==> flow/design.v <==
`timescale 1ns / 1ns
module complex_multiplier
    #(parameter integer     OPERAND_WIDTH_A = 16,  
      parameter integer     OPERAND_WIDTH_B = 16,  
      parameter integer     OPERAND_WIDTH_OUT = 32,   
      parameter integer     STAGES = 6,   
      parameter             BLOCKING = 0,
      parameter             ROUND_MODE = 0,
      parameter integer     GROWTH_BITS = 0,   
      parameter             BYTE_ALIGNED = 1,
      localparam            EFF_PORT_WIDTH_A = BYTE_ALIGNED ? ((OPERAND_WIDTH_A*2+15)/16)*16 : OPERAND_WIDTH_A * 2,
      localparam            EFF_PORT_WIDTH_B = BYTE_ALIGNED ? ((OPERAND_WIDTH_B*2+15)/16)*16 : OPERAND_WIDTH_B * 2,
      localparam            EFF_PORT_WIDTH_OUT = BYTE_ALIGNED ? ((OPERAND_WIDTH_OUT*2+15)/16)*16 : OPERAND_WIDTH_OUT * 2
    )
    (   
        input                                           aclk,
        input                                           aresetn,
		input                                           rounding_cy,
        input               [EFF_PORT_WIDTH_A - 1 : 0]    s_axis_a_tdata,
        output reg                                      s_axis_a_tready,
        input                                           s_axis_a_tvalid,
        input               [EFF_PORT_WIDTH_B - 1 : 0]    s_axis_b_tdata,
        output reg                                      s_axis_b_tready,
        input                                           s_axis_b_tvalid,
        output reg  		[EFF_PORT_WIDTH_OUT - 1 : 0]  m_axis_dout_tdata,
        output reg                                      m_axis_dout_tvalid,
        input                                           m_axis_dout_tready
        );
    localparam INPUT_WIDTH_A = OPERAND_WIDTH_A * 2;
    localparam INPUT_WIDTH_B = OPERAND_WIDTH_B * 2;
    localparam OUTPUT_WIDTH  = OPERAND_WIDTH_OUT * 2;
    localparam TRUNC_BITS = (INPUT_WIDTH_A + INPUT_WIDTH_B - OUTPUT_WIDTH)/2 + 1 + GROWTH_BITS;
    localparam OUTPUT_PADDING = EFF_PORT_WIDTH_OUT - OUTPUT_WIDTH;
    localparam CALCULATION_STAGES = 6;    
    reg        [STAGES : 0]                     tvalid;
    reg        [EFF_PORT_WIDTH_OUT-1:0]         tdata [STAGES-2:0];
    wire signed [OPERAND_WIDTH_A-1:0] a_r = s_axis_a_tdata[OPERAND_WIDTH_A - 1 : 0];
    wire signed [OPERAND_WIDTH_A-1:0] a_i = s_axis_a_tdata[EFF_PORT_WIDTH_A / 2 + OPERAND_WIDTH_A - 1 : EFF_PORT_WIDTH_A / 2];
    wire signed [OPERAND_WIDTH_B-1:0] b_r = s_axis_b_tdata[OPERAND_WIDTH_B - 1 : 0];
    wire signed [OPERAND_WIDTH_B-1:0] b_i = s_axis_b_tdata[EFF_PORT_WIDTH_B / 2 + OPERAND_WIDTH_B - 1 : EFF_PORT_WIDTH_B / 2];
    reg signed [OPERAND_WIDTH_A + OPERAND_WIDTH_B : 0] mult_r, mult_i, mult_0, common, common_r1, common_r2, p_r_int, p_i_int;
    reg signed [OPERAND_WIDTH_A - 1 : 0] a_r_d, a_i_d, a_r_dd, a_i_dd, a_r_ddd, a_i_ddd, a_r_dddd, a_i_dddd;
    reg signed [OPERAND_WIDTH_B - 1 : 0] b_r_d, b_i_d, b_r_dd, b_i_dd, b_r_ddd, b_i_ddd;
    reg                          a_valid_d, b_valid_d;
    reg signed [OPERAND_WIDTH_A : 0] a_dd_common;
    reg signed [OPERAND_WIDTH_B : 0] a_dd_r, a_dd_i;
    reg        [STAGES - 1 : 0]  rounding_cy_buf ;
    wire signed [OPERAND_WIDTH_OUT - 1 : 0] result_r;
    wire signed [OPERAND_WIDTH_OUT - 1 : 0] result_i;
    wire signed [OPERAND_WIDTH_A + OPERAND_WIDTH_B + 1 - 1 : 0] temp1, temp2;
    localparam rounding_cy_buf_index = CALCULATION_STAGES - 1;
    wire signed [OPERAND_WIDTH_A + OPERAND_WIDTH_B + 1 - 1 : 0] rounding_cy_extended = {{(OPERAND_WIDTH_A + OPERAND_WIDTH_B){1'b0}}, rounding_cy_buf[rounding_cy_buf_index]};
	if (ROUND_MODE == 0 || TRUNC_BITS == 0) begin
        assign temp1 = p_r_int >>> TRUNC_BITS;
        assign temp2 = p_i_int >>> TRUNC_BITS;
		assign result_r = temp1[OPERAND_WIDTH_OUT - 1 : 0];
		assign result_i = temp2[OPERAND_WIDTH_OUT - 1 : 0];    
	end
	else begin
        wire signed [OPERAND_WIDTH_A + OPERAND_WIDTH_B + 1 - 1 : 0] point5_correction = {{(OPERAND_WIDTH_A + OPERAND_WIDTH_B + 1 - TRUNC_BITS){1'b0}}, 1'b0, {(TRUNC_BITS-1){1'b1}}} + rounding_cy_extended;
        assign temp1 = (p_r_int + point5_correction) >>> TRUNC_BITS;
        assign temp2 = (p_i_int + point5_correction) >>> TRUNC_BITS;
		assign result_r = temp1[OPERAND_WIDTH_OUT-1:0];
		assign result_i = temp2[OPERAND_WIDTH_OUT-1:0];    
	end
    integer i;
    always @(posedge aclk) begin
        if (!aresetn) begin
            tvalid <= 0;
            a_valid_d <= 0;
            b_valid_d <= 0;
            m_axis_dout_tvalid <= 0;
        end
        else begin
            a_valid_d <= s_axis_a_tvalid;
            b_valid_d <= s_axis_b_tvalid;
            a_r_d <= a_r;
            a_i_d <= a_i;
            b_r_d <= b_r;
            b_i_d <= b_i;
            if (ROUND_MODE == 1)
                rounding_cy_buf[0] <= rounding_cy;
            else if (ROUND_MODE == 2)   
                rounding_cy_buf[0] <= ~rounding_cy_buf[0];
            if (BLOCKING == 1 && m_axis_dout_tready == 0 && m_axis_dout_tvalid == 1) begin 
                m_axis_dout_tvalid <= 0;
                m_axis_dout_tdata <= {(OUTPUT_WIDTH){1'b0}};
                s_axis_a_tready <= 0;
                s_axis_b_tready <= 0;
            end
            else begin
                s_axis_a_tready <= 1;
                s_axis_b_tready <= 1;
                a_dd_common <= a_r_d - a_i_d;
                a_r_dd <= a_r_d;
                a_i_dd <= a_i_d;
                b_r_dd <= b_r_d;
                b_i_dd <= b_i_d;
                a_r_ddd <= a_r_dd;
                a_i_ddd <= a_i_dd;
                b_r_ddd <= b_r_dd;
                b_i_ddd <= b_i_dd;
                mult_0 <= a_dd_common * b_i_dd;
                a_r_dddd <= a_r_ddd;
                a_i_dddd <= a_i_ddd;
                a_dd_r <= b_r_ddd - b_i_ddd;
                a_dd_i <= b_r_ddd + b_i_ddd;
                common <= mult_0;
                mult_r <= a_dd_r * a_r_dddd;
                mult_i <= a_dd_i * a_i_dddd;
                common_r1 <= common;
                common_r2 <= common;
                p_r_int <= mult_r + common_r1;
                p_i_int <= mult_i + common_r2;
                for (i = 1; i<STAGES; i = i + 1) begin
                    rounding_cy_buf[i] <= rounding_cy_buf[i-1];
                end
                tvalid[0] <= a_valid_d & b_valid_d;
                for (i = 1; i<(STAGES); i = i+1) begin
                    tvalid[i] <= tvalid[i-1];
                end
                m_axis_dout_tvalid <= tvalid[STAGES-2];
                if (STAGES > CALCULATION_STAGES) begin
                    tdata[0] <= {{(OUTPUT_PADDING/2){result_i[OPERAND_WIDTH_OUT - 1]}}, result_i,
                        {(OUTPUT_PADDING/2){result_r[OPERAND_WIDTH_OUT - 1]}}, result_r};
                    for (i = 1; i<(STAGES-CALCULATION_STAGES); i = i+1) begin
                        tdata[i] <= tdata[i-1];
                    end
                    m_axis_dout_tdata <= tdata[STAGES - CALCULATION_STAGES - 1];
                end
                else begin
                     m_axis_dout_tdata <= {{(OUTPUT_PADDING/2){result_i[OPERAND_WIDTH_OUT - 1]}}, result_i,
                         {(OUTPUT_PADDING/2){result_r[OPERAND_WIDTH_OUT - 1]}}, result_r};
                end
            end
        end
    end
endmodule
==> Reports on complex_multiplier <==
Tool output for the design above before and after an edit, in the order of the flow.
Lines under "orig" count in the file above, lines under "edited" in the edited file.
"diff": "edited" minus "orig" as printed here. "rel_change_pct": 100 x difference / "orig".
Cell names lack the library's common part.
{ "inputs": {"top": "complex_multiplier", "clock_port": "aclk", "lib": "sky130hd", "pvt_corner": "tt_025C_1v80"} }

==> Diff <==
The edit as a unified diff against the file above.
The edit is scripted: it alters the design's behaviour and was not made to optimise anything.
begin of diff
@@ -66,11 +66,5 @@
     integer i;
     always @(posedge aclk) begin
-        if (!aresetn) begin
-            tvalid <= 0;
-            a_valid_d <= 0;
-            b_valid_d <= 0;
-            m_axis_dout_tvalid <= 0;
-        end
-        else begin
+        begin
             a_valid_d <= s_axis_a_tvalid;
             b_valid_d <= s_axis_b_tvalid;
end of diff

==> After elaboration <==
Counts by Yosys on the flattened word-level netlist (proc, flatten, opt, wreduce; memories kept). Register bits leave out memories and registers merged into their read ports (data or address); mux counts leave out enables and synchronous resets folded into registers. Print and check cells are left out. Cells with the same type and inputs are merged into one.
{ "bits": {"columns": ["item", "orig", "edited", "diff", "rel_change_pct"], "rows": [
  ["ff_bits", 578, 578, 0, 0.00],
  ["inputBits", 70, 70, 0, 0.00],
  ["out_inout_bits", 67, 67, 0, 0.00],
  ["word_cells", 38, 38, 0, 0.00]
]} }
{ "classes": {"columns": ["item", "orig", "edited", "diff", "rel_change_pct"], "rows": [
  ["addsub", 5, 5, 0, 0.00],
  ["mul", 3, 3, 0, 0.00],
  ["bitwise", 1, 1, 0, 0.00]
]} }
{ "ops": {"columns": ["operator", "orig", "edited", "diff", "rel_change_pct"], "rows": [
  ["multiplier 17 x 16 -> 33 bit", 3, 3, 0, 0.00],
  ["adder 33 bit", 2, 2, 0, 0.00],
  ["subtractor 16 x 16 -> 17 bit", 2, 2, 0, 0.00],
  ["adder 16 x 16 -> 17 bit", 1, 1, 0, 0.00],
  ["AND 1 bit", 1, 1, 0, 0.00]
]} }

==> Depth <==
Depth = most cells in a row (Yosys ltp): at word level without a register or memory, in the mapped netlist without a sequential cell, where the memories' decode and read muxes count.
{ "depth": {"columns": ["item", "orig", "edited", "diff", "rel_change_pct"], "rows": [
  ["word_depth", 1, 1, 0, 0.00],
  ["ABC_AREA", "0", "0", null, null],
  ["mapped_depth", 25, 25, 0, 0.00],
  ["ltp_nobuf", 24, 24, 0, 0.00]
]} }

==> Synthesis result <==
Yosys stat after the flow's synthesis: flattened, memories mapped to cells. It holds for the ABC_AREA given above (unset counts as 0); a run with the other value may have another netlist.
{ "types": {"columns": ["type", "orig", "edited", "diff", "rel_change_pct"], "rows": [
  ["edfxtp_1", 567, 0, -567, -100.00],
  ["dfxtp_1", 8, 575, 567, 7087.50],
  ["nand2_1", 432, 464, 32, 7.41],
  ["o21ai_0", 80, 57, -23, -28.75],
  ["o21ai_1", 6, 23, 17, 283.33],
  ["a21o_1", 70, 54, -16, -22.86],
  ["nand3_1", 37, 26, -11, -29.73],
  ["inv_1", 988, 979, -9, -0.91],
  ["clkbuf_1", 125, 116, -9, -7.20],
  ["nor3_1", 31, 40, 9, 29.03],
  ["a211oi_1", 14, 23, 9, 64.29],
  ["o31ai_1", 10, 2, -8, -80.00],
  ["and2_1", 406, 399, -7, -1.72],
  ["a21oi_1", 137, 130, -7, -5.11],
  ["nor4_1", 0, 7, 7, null],
  ["nor2_1", 168, 162, -6, -3.57],
  ["a211oi_2", 0, 6, 6, null],
  ["xnor2_1", 151, 146, -5, -3.31]
]} }
The list need not be complete.
{ "synth_totals": {"columns": ["item", "orig", "edited", "diff", "rel_change_pct"], "rows": [
  ["cells", 4754, 4736, -18, -0.38],
  ["area_um2", 53356.2, 47623.2, -5733.0, -10.74],
  ["seqArea_um2", 17186.5, 11511.0, -5675.5, -33.02],
  ["ffs", 575, 575, 0, 0.00],
  ["n_buf", 131, 121, -10, -7.63]
]} }

==> Path before layout <==
OpenSTA on the mapped netlist: ideal clock, no wires. The path of least setup slack (recovery checks aside). Input and output delay are each 20% of the period. Register names are those of the netlist, which keeps one name where synthesis merged equal registers.
{ "synth_timing": {"columns": ["item", "orig", "edited", "diff", "rel_change_pct"], "rows": [
  ["path_kind", "flip-flop to flip-flop", "flip-flop to flip-flop", null, null],
  ["from", "register b_i_dd[1]", "register b_i_dd[1]", null, null],
  ["to", "register mult_0[32]", "register mult_0[32]", null, null],
  ["period_ps", 8000, 8000, 0, 0.00],
  ["setup_ps", 260, 72, -188, null],
  ["launch_ps", 0, 0, 0, null],
  ["arrival_ps", 6046, 5970, -76, -1.26],
  ["t_required_ps", 7740, 7928, 188, 2.43],
  ["setup_slack_ps", 1694, 1958, 264, null],
  ["delay_ps", 6306, 6042, -264, -4.19],
  ["path_stages", 22, 21, -1, -4.55],
  ["n_path_buf", 1, 1, 0, 0.00],
  ["synth_period_reached_ps", 6306, 6042, -264, -4.19]
]} }
"delay_ps" is the arrival time less input delay plus setup time.
"path_stages": output pins that drive a net of the path, with the launching flip-flop's if there is one; two outputs of one cell count as two.
"synth_period_reached_ps" is the clock period less the worst setup slack; recovery checks do not enter. This is arithmetic on one report: input and output delays are still those of the set period (20% each).
The rows between start and end are the longest chain of elaborated cells between them; the timing report does not say that the signal goes this way. Where chains are equally long, one stands for them.
Each line given opens the expression or statement behind the cell; cells for indexed reads and writes are added by Yosys, which also makes memories of some case tables.
{ "synth_between_orig": {"cell_sequence": "edfxtp_1 clkbuf_1 nand2_1 inv_1 fa_1 fa_1 fa_1 fa_1 fa_1 inv_1 fa_1 inv_1 ha_1 nand2_1 or2_2 nor3_1 a21oi_1 o31ai_1 o41ai_1 o21bai_1 a21oi_1 xnor2_1", "elab_chain_len": 1, "cells_between": 1, "cone_lines": 1, "classes_between": "1 x mul"} }
{ "synth_lines_orig": {"columns": ["item", "line", "text"], "rows": [
  ["from (decl)", 43, "reg signed [OPERAND_WIDTH_B - 1 : 0] b_r_d, b_i_d, b_r_dd, b_i_dd, b_r_ddd, b_i_ddd;"],
  ["from (assign)", 98, "b_i_dd <= b_i_d;"],
  ["multiplier 17 x 16 -> 33 bit", 103, "mult_0 <= a_dd_common * b_i_dd;"],
  ["to (assign)", 103, null],
  ["to (decl)", 41, "reg signed [OPERAND_WIDTH_A + OPERAND_WIDTH_B : 0] mult_r, mult_i, mult_0, common, common_r1, common_r2, p_r_i ..."]
]} }
{ "synth_between_edited": {"cell_sequence": "dfxtp_1 clkbuf_1 nand2_1 inv_1 fa_1 fa_1 fa_1 fa_1 fa_1 inv_1 fa_1 inv_1 ha_1 a21oi_1 o21ai_0 a211oi_2 a31oi_1 a2111oi_0 o21bai_1 a21oi_1 xnor2_1", "elab_chain_len": 1, "cells_between": 1, "cone_lines": 1, "classes_between": "1 x mul"} }
{ "synth_lines_edited": {"columns": ["item", "line", "text"], "rows": [
  ["from (decl)", 43, "reg signed [OPERAND_WIDTH_B - 1 : 0] b_r_d, b_i_d, b_r_dd, b_i_dd, b_r_ddd, b_i_ddd;"],
  ["from (assign)", 92, "b_i_dd <= b_i_d;"],
  ["multiplier 17 x 16 -> 33 bit", 97, "mult_0 <= a_dd_common * b_i_dd;"],
  ["to (assign)", 97, null],
  ["to (decl)", 41, "reg signed [OPERAND_WIDTH_A + OPERAND_WIDTH_B : 0] mult_r, mult_i, mult_0, common, common_r1, common_r2, p_r_i ..."]
]} }

==> Timing after layout <==
From the final timing report of each run of pair A: the path of least setup slack in the routed layout; clock arrival at registers is part of the times.
The report prints the path's times to 10 ps; the period is as set.
{ "layout_timing": {"columns": ["item", "orig", "edited", "diff", "rel_change_pct"], "rows": [
  ["path_kind", "flip-flop to flip-flop", "flip-flop to flip-flop", null, null],
  ["from", "register a_dd_common[9]", "register b_i_dd[2]", null, null],
  ["to", "register mult_0[32]", "register mult_0[32]", null, null],
  ["period_ps", 7260, 7260, 0, 0.00],
  ["setup_ps", 260, 60, -200, null],
  ["launch_ps", 650, 650, 0, 0.00],
  ["arrival_ps", 7320, 7380, 60, 0.82],
  ["t_required_ps", 7640, 7800, 160, 2.09],
  ["setup_slack_ps", 320, 420, 100, null],
  ["path_stages", 22, 21, -1, -4.55],
  ["n_path_buf", 1, 0, -1, -100.00]
]} }
The rows between start and end are the longest chain of elaborated cells between them; the timing report does not say that the signal goes this way. Where chains are equally long, one stands for them.
{ "layout_between_orig": {"cell_sequence": "edfxtp_1 nand2_1 fa_1 inv_1 fa_1 fa_1 fa_1 fa_1 inv_1 fa_1 inv_1 ha_1 a21o_1 a21oi_1 o221ai_1 a21oi_1 o31ai_1 buf_4 o41ai_1 o21bai_1 a21oi_1 xnor2_1", "elab_chain_len": 1, "cells_between": 1, "cone_lines": 1, "classes_between": "1 x mul"} }
{ "layout_lines_orig": {"columns": ["item", "line", "text"], "rows": [
  ["from (decl)", 45, "reg signed [OPERAND_WIDTH_A : 0] a_dd_common;"],
  ["from (assign)", 94, "a_dd_common <= a_r_d - a_i_d;"],
  ["multiplier 17 x 16 -> 33 bit", 103, "mult_0 <= a_dd_common * b_i_dd;"],
  ["to (assign)", 103, null],
  ["to (decl)", 41, "reg signed [OPERAND_WIDTH_A + OPERAND_WIDTH_B : 0] mult_r, mult_i, mult_0, common, common_r1, common_r2, p_r_i ..."]
]} }
{ "layout_between_edited": {"cell_sequence": "dfxtp_1 nand2_1 inv_1 fa_1 fa_1 fa_1 fa_1 fa_1 inv_1 fa_1 inv_1 ha_1 a21oi_1 a21boi_0 nor2_1 a211oi_2 a31oi_1 a2111oi_0 o21bai_1 a21oi_1 xnor2_1", "elab_chain_len": 1, "cells_between": 1, "cone_lines": 1, "classes_between": "1 x mul"} }
{ "layout_lines_edited": {"columns": ["item", "line", "text"], "rows": [
  ["from (decl)", 43, "reg signed [OPERAND_WIDTH_B - 1 : 0] b_r_d, b_i_d, b_r_dd, b_i_dd, b_r_ddd, b_i_ddd;"],
  ["from (assign)", 92, "b_i_dd <= b_i_d;"],
  ["multiplier 17 x 16 -> 33 bit", 97, "mult_0 <= a_dd_common * b_i_dd;"],
  ["to (assign)", 97, null],
  ["to (decl)", 41, "reg signed [OPERAND_WIDTH_A + OPERAND_WIDTH_B : 0] mult_r, mult_i, mult_0, common, common_r1, common_r2, p_r_i ..."]
]} }

==> Flow runs <==
Both versions went through the flow (Yosys, OpenROAD) with the same settings in each pair. Constraints: input delay and output delay 20% of the set period each, output load 0.01 pF.
{ "flow_settings_pair_A": {"CORE_UTILIZATION": 40, "period_ns": 7.26, "CAP_MARGIN": 20, "CORE_MARGIN": 2, "SLEW_MARGIN": 20} }
{ "measured_pair_A": {"columns": ["item", "orig", "edited", "diff", "rel_change_pct"], "rows": [
  ["synthesis_area_um2", 53356.2, 47623.2, -5733.0, -10.74],
  ["total_die_area_um2", 136327.0, 121832.0, -14495.0, -10.63],
  ["stdcell_area_um2", 59358.2, 53283.6, -6074.6, -10.23],
  ["finish.utilization_pct", 44.6, 45.1, 0.5, null],
  ["setup_worst_slack_ps", 320, 420, 100, null],
  ["setup_tns_ps", 0, 0, 0, null],
  ["hold_worst_slack_ps", 406, 303, -103, null],
  ["achieved_period_ps", 6940, 6840, -100, -1.44]
]} }
{ "flow_settings_pair_B": {"CORE_ASPECT_RATIO": 0.7, "CORE_UTILIZATION": 24, "CTS_CLUSTER_DIAMETER": 253, "CTS_CLUSTER_SIZE": 25, "PLACE_DENSITY_LB_ADDON": 0.09, "period_ns": 8.21, "CAP_MARGIN": 20, "CORE_MARGIN": 2, "SLEW_MARGIN": 20} }
{ "measured_pair_B": {"columns": ["item", "orig", "edited", "diff", "rel_change_pct"], "rows": [
  ["synthesis_area_um2", 53356.2, 47623.2, -5733.0, -10.74],
  ["total_die_area_um2", 226165.0, 202067.0, -24098.0, -10.66],
  ["stdcell_area_um2", 58960.3, 53098.4, -5861.9, -9.94],
  ["finish.utilization_pct", 26.7, 27.0, 0.3, null],
  ["setup_worst_slack_ps", 839, 936, 97, null],
  ["setup_tns_ps", 0, 0, 0, null],
  ["hold_worst_slack_ps", 413, 308, -105, null],
  ["achieved_period_ps", 7371, 7274, -97, -1.32]
]} }
By "achieved_period_ps" is meant the clock period of the run minus its worst setup slack. This is arithmetic on one report: input and output delays are still those of the set period (20% each).
